==> flow/design.v <==
module tpumac
 #(parameter BITS_AB=8,
   parameter BITS_C=16)
  (
   input clk, rst_n, WrEn, en,
   input signed [BITS_AB-1:0] Ain,
   input signed [BITS_AB-1:0] Bin,
   input signed [BITS_C-1:0] Cin,
   output reg signed [BITS_AB-1:0] Aout,
   output reg signed [BITS_AB-1:0] Bout,
   output reg signed [BITS_C-1:0] Cout
  );
  reg signed [BITS_C-1:0] Mult;
  reg [BITS_C-1:0] Adder, CMux;
  assign Mult = Ain * Bin;
  assign Adder = Mult + Cout;
  assign CMux = WrEn ? Cin : Adder;
  always@(posedge clk, negedge rst_n) begin
	if (!rst_n) begin
		Aout <= '0;
		Bout <= '0;
		Cout <= '0;
	end
	else if (en) begin
		Aout <= Ain;
		Bout <= Bin;
		Cout <= CMux;
	end
  end
endmodule
Appendix: tool output

* Tool chain data of tpumac
Each step is given for the RTL above and for the edited RTL.
"before" refers to lines of the RTL above, "after" to lines of the edited file.
"change" is "after" less "before", of the values as shown.
Operators carry their Yosys type and port widths (W data, S select, Z words).
Cell names lack the library's common part.
Not given: --
- Design top :: tpumac
- Clock input :: clk
- Library :: sky130hd
- Library corner :: tt_025C_1v80

* Edit of the RTL
Unified diff, file above to edited file.
A script made this edit. It was not meant as an optimisation and need not keep what the design does.
#+begin_src diff
@@ -1,4 +1,4 @@
 module tpumac
- #(parameter BITS_AB=8,
+ #(parameter BITS_AB=16,
    parameter BITS_C=16)
   (
#+end_src

* After elaboration
Counts by Yosys on the flattened word-level netlist (proc, flatten, opt, wreduce; memories kept). Register bits leave out memories and registers merged into their read ports (data or address); mux counts leave out enables and synchronous resets folded into registers. Print and check cells are left out. Cells with the same type and inputs are merged into one.
** Word-level totals
- bits of input ports :: before 36, after 52, change +16
- register bits after elaboration :: before 32, after 48, change +16
- output and inout bits :: before 32, after 48, change +16
- elaborated cells :: before 6, after 6, change 0
** Operators by class
- multiply operators :: before 1, after 1, change 0
- add/subtract/negate cells :: before 1, after 1, change 0
- muxes and demuxes :: before 1, after 1, change 0
** Operators by type and width
- $mul A8 B8 Y16 :: before 1, after 0, change -1
- $mul A16 B16 Y16 :: before 0, after 1, change +1
Unchanged operator kinds not shown: 2.

* Depth
Depth = most cells in a row (Yosys ltp): at word level without a register or memory, in the mapped netlist without a sequential cell, where the memories' decode and read muxes count.
** Depth
- depth after elaboration :: before 3, after 3, change 0
- ABC_AREA :: before 0, after 0
- depth in mapped cells :: before 18, after 22, change +4
- gate-level depth less buffers :: before 18, after 21, change +3

* After synthesis
Yosys stat after the flow's synthesis: flattened, memories mapped to cells. It holds for the ABC_AREA given above (unset counts as 0); a run with the other value may have another netlist.
** Mapped netlist
- mapped cells :: before 406, after 701, change +295
- chip area (Yosys) (mm²) :: before 0.0041828, after 0.0066026, change +0.0024198
- flip-flop cells :: before 32, after 48, change +16
- buffers :: before 11, after 25, change +14
- sequential area (mm²) :: before 0.0008008, after 0.0012012, change +0.0004004
** Cell types
- inv_1 :: before 74, after 175, change +101
- and2_1 :: before 32, after 82, change +50
- nand2_1 :: before 26, after 58, change +32
- ha_1 :: before 37, after 66, change +29
- fa_1 :: before 71, after 93, change +22
- xnor2_1 :: before 18, after 35, change +17
- dfrtp_1 :: before 32, after 48, change +16
- mux2_2 :: before 16, after 32, change +16
- clkbuf_1 :: before 7, after 20, change +13
- xor2_1 :: before 1, after 7, change +6
- a21oi_1 :: before 17, after 20, change +3
- o21bai_1 :: before 3, after 0, change -3
- nand3_1 :: before 3, after 1, change -2
- o211ai_1 :: before 3, after 1, change -2
- nand4_1 :: before 2, after 0, change -2
- o221ai_1 :: before 2, after 0, change -2
- or3_1 :: before 2, after 0, change -2
- nor2_1 :: before 21, after 20, change -1
Unchanged cell types not shown: 2.
Not every row of either side is listed.

* Worst setup path after synthesis
Source: OpenSTA report_checks on the synthesized netlist (no wires, ideal clock, input and output delay 20% of the period each), path of least setup slack; recovery checks are left aside. Register names are those of the netlist, which keeps one name where synthesis merged equal registers.
** Timing after synthesis
- path kind :: before in2reg, after in2reg
- start point :: before input port Bin[0], after input port Bin[1]
- end point :: before register Cout[10], after register Cout[15]
- path buffers :: before 1, after 1, change 0
- external input delay (ps) :: before 1040, after 1040, change 0
- time at the first pin (ps) :: before 1040, after 1040, change 0
- setup time (ps) :: before 131, after 132, change +1
- period (ps) :: before 5200, after 5200, change 0
- stages on the path :: before 15, after 19, change +4
- arrival (ps) :: before 5426, after 5773, change +347
- path delay (ps) :: before 4517, after 4865, change +348
- data required time (ps) :: before 5069, after 5068, change -1
- setup slack (ps) :: before -357, after -706, change -349
- synthesis period reached (ps) :: before 5557, after 5906, change +349
"path delay" = arrival - input delay + setup time.
"stages on the path": output pins that drive a net of the path, with the launching flip-flop's if there is one; two outputs of one cell count as two.
"synthesis period reached" = period - worst setup slack (recovery checks aside). The figure is calculated, with input and output delays left at 20% of the set period.
Between the ends stands the longest chain of elaborated cells between them, by number of cells; it is not shown to be the way that was timed. Of several equally long chains one is given.
A line is the first line of the expression or statement that the cell stems from. Yosys adds cells for indexed reads and writes and turns some case tables into memories.
Between the ends, after synthesis, before:
- Cells stage by stage :: clkbuf_1 -> and2_1 -> inv_1 -> fa_1 -> inv_1 -> fa_1 -> fa_1 -> fa_1 -> fa_1 -> ha_1 -> a21oi_2 -> o21bai_1 -> a21oi_1 -> nor4b_1 -> or3_1
- Length of the longest elaborated chain :: 3
- Elaborated cells on any way between the ends :: 3
- RTL lines with such cells :: 3
- Classes of those cells :: add/sub (1); mul (1); mux (1)
** RTL lines, path after synthesis, before
- start: declaration :: line 7 : input signed [BITS_AB-1:0] Bin,
- $mul A8 B8 Y16 :: line 15 : assign Mult = Ain * Bin;
- $add A16 B16 Y16 :: line 16 : assign Adder = Mult + Cout;
- $mux W16 :: line 17 : assign CMux = WrEn ? Cin : Adder;
- end: assignment :: line 22 : Cout <= '0;
- end: assignment :: line 27 : Cout <= CMux;
- end: declaration :: line 11 : output reg signed [BITS_C-1:0] Cout
Between the ends, after synthesis, after:
- Cells stage by stage :: clkbuf_1 -> and2_1 -> fa_1 -> inv_1 -> fa_1 -> fa_1 -> fa_1 -> inv_1 -> fa_1 -> inv_1 -> fa_1 -> inv_1 -> ha_1 -> a21oi_1 -> nor2_1 -> a311o_1 -> a31oi_2 -> xnor2_1 -> o221ai_2
- Length of the longest elaborated chain :: 3
- Elaborated cells on any way between the ends :: 3
- RTL lines with such cells :: 3
- Classes of those cells :: add/sub (1); mul (1); mux (1)
** RTL lines, path after synthesis, after
- start: declaration :: line 7 : input signed [BITS_AB-1:0] Bin,
- $mul A16 B16 Y16 :: line 15 : assign Mult = Ain * Bin;
- $add A16 B16 Y16 :: line 16 : assign Adder = Mult + Cout;
- $mux W16 :: line 17 : assign CMux = WrEn ? Cin : Adder;
- end: assignment :: line 22 : Cout <= '0;
- end: assignment :: line 27 : Cout <= CMux;
- end: declaration :: line 11 : output reg signed [BITS_C-1:0] Cout

* Worst path after layout
From the final timing report of each run of pair 1: the path of least setup slack in the routed layout; clock arrival at registers is part of the times.
The report prints the path's times to 10 ps; the period is as set.
** Timing post-layout
- path kind :: before in2reg, after in2reg
- start point :: before input port Bin[6], after input port Bin[3]
- end point :: before register Cout[15], after register Cout[15]
- setup slack (ps) :: before 160, after -460, change -620
- arrival (ps) :: before 5180, after 5840, change +660
- time at the first pin (ps) :: before 1040, after 1040, change 0
- period (ps) :: before 5200, after 5200, change 0
- stages on the path :: before 19, after 21, change +2
- path buffers :: before 2, after 3, change +1
- external input delay (ps) :: before 1040, after 1040, change 0
- data required time (ps) :: before 5350, after 5380, change +30
- setup time (ps) :: before 150, after 130, change -20
Between the ends stands the longest chain of elaborated cells between them, by number of cells; it is not shown to be the way that was timed. Of several equally long chains one is given.
Between the ends, post-layout, before:
- Cells stage by stage :: dlygate4sd2_1 -> buf_4 -> and2_1 -> fa_1 -> inv_1 -> fa_1 -> inv_1 -> fa_1 -> inv_1 -> fa_1 -> inv_1 -> ha_1 -> ha_1 -> a21o_1 -> a21o_1 -> a21oi_1 -> a31oi_1 -> xnor2_1 -> o221ai_1
- Length of the longest elaborated chain :: 3
- Elaborated cells on any way between the ends :: 3
- RTL lines with such cells :: 3
- Classes of those cells :: add/sub (1); mul (1); mux (1)
** RTL lines, path post-layout, before
- start: declaration :: line 7 : input signed [BITS_AB-1:0] Bin,
- $mul A8 B8 Y16 :: line 15 : assign Mult = Ain * Bin;
- $add A16 B16 Y16 :: line 16 : assign Adder = Mult + Cout;
- $mux W16 :: line 17 : assign CMux = WrEn ? Cin : Adder;
- end: assignment :: line 22 : Cout <= '0;
- end: assignment :: line 27 : Cout <= CMux;
- end: declaration :: line 11 : output reg signed [BITS_C-1:0] Cout
Between the ends, post-layout, after:
- Cells stage by stage :: buf_8 -> buf_6 -> buf_6 -> and2_4 -> fa_1 -> inv_2 -> fa_1 -> inv_2 -> fa_1 -> fa_1 -> fa_1 -> inv_1 -> fa_1 -> inv_2 -> ha_4 -> inv_4 -> nor2_2 -> a311o_1 -> a31oi_4 -> xnor2_2 -> o221ai_2
- Length of the longest elaborated chain :: 3
- Elaborated cells on any way between the ends :: 3
- RTL lines with such cells :: 3
- Classes of those cells :: add/sub (1); mul (1); mux (1)
** RTL lines, path post-layout, after
- start: declaration :: line 7 : input signed [BITS_AB-1:0] Bin,
- $mul A16 B16 Y16 :: line 15 : assign Mult = Ain * Bin;
- $add A16 B16 Y16 :: line 16 : assign Adder = Mult + Cout;
- $mux W16 :: line 17 : assign CMux = WrEn ? Cin : Adder;
- end: assignment :: line 22 : Cout <= '0;
- end: assignment :: line 27 : Cout <= CMux;
- end: declaration :: line 11 : output reg signed [BITS_C-1:0] Cout

* Flow runs
Both versions went through the flow (Yosys, OpenROAD) with the same settings in each pair. Constraints: input delay and output delay 20% of the set period each, output load 0.01 pF.
Flow settings, pair 1:
- period_ns :: 5.2
- CAP_MARGIN :: 20
- CORE_MARGIN :: 2
- CORE_UTILIZATION :: 40
- SLEW_MARGIN :: 20
** Results, pair 1
- die footprint (mm²) :: before 0.0112912, after 0.0175496, change +0.0062584
- standard-cell area after layout (mm²) :: before 0.0054752, after 0.009359, change +0.0038838
- lowest setup slack (ps) :: before 162, after -463, change -625
- synthesis area (mm²) :: before 0.0041828, after 0.0066026, change +0.0024198
- sum of negative setup slack (ps) :: before 0, after -1830, change -1830
Flow settings, pair 2:
- CORE_UTILIZATION :: 30
- CTS_CLUSTER_DIAMETER :: 297
- period_ns :: 3.67
- CAP_MARGIN :: 20
- CORE_MARGIN :: 2
- SLEW_MARGIN :: 20
** Results, pair 2
- die footprint (mm²) :: before 0.0149035, after 0.0232105, change +0.0083070
- standard-cell area after layout (mm²) :: before 0.0061346, after 0.009593, change +0.0034584
- lowest setup slack (ps) :: before -954, after -1620, change -666
- synthesis area (mm²) :: before 0.0041828, after 0.0066026, change +0.0024198
- sum of negative setup slack (ps) :: before -7715, after -12458, change -4743
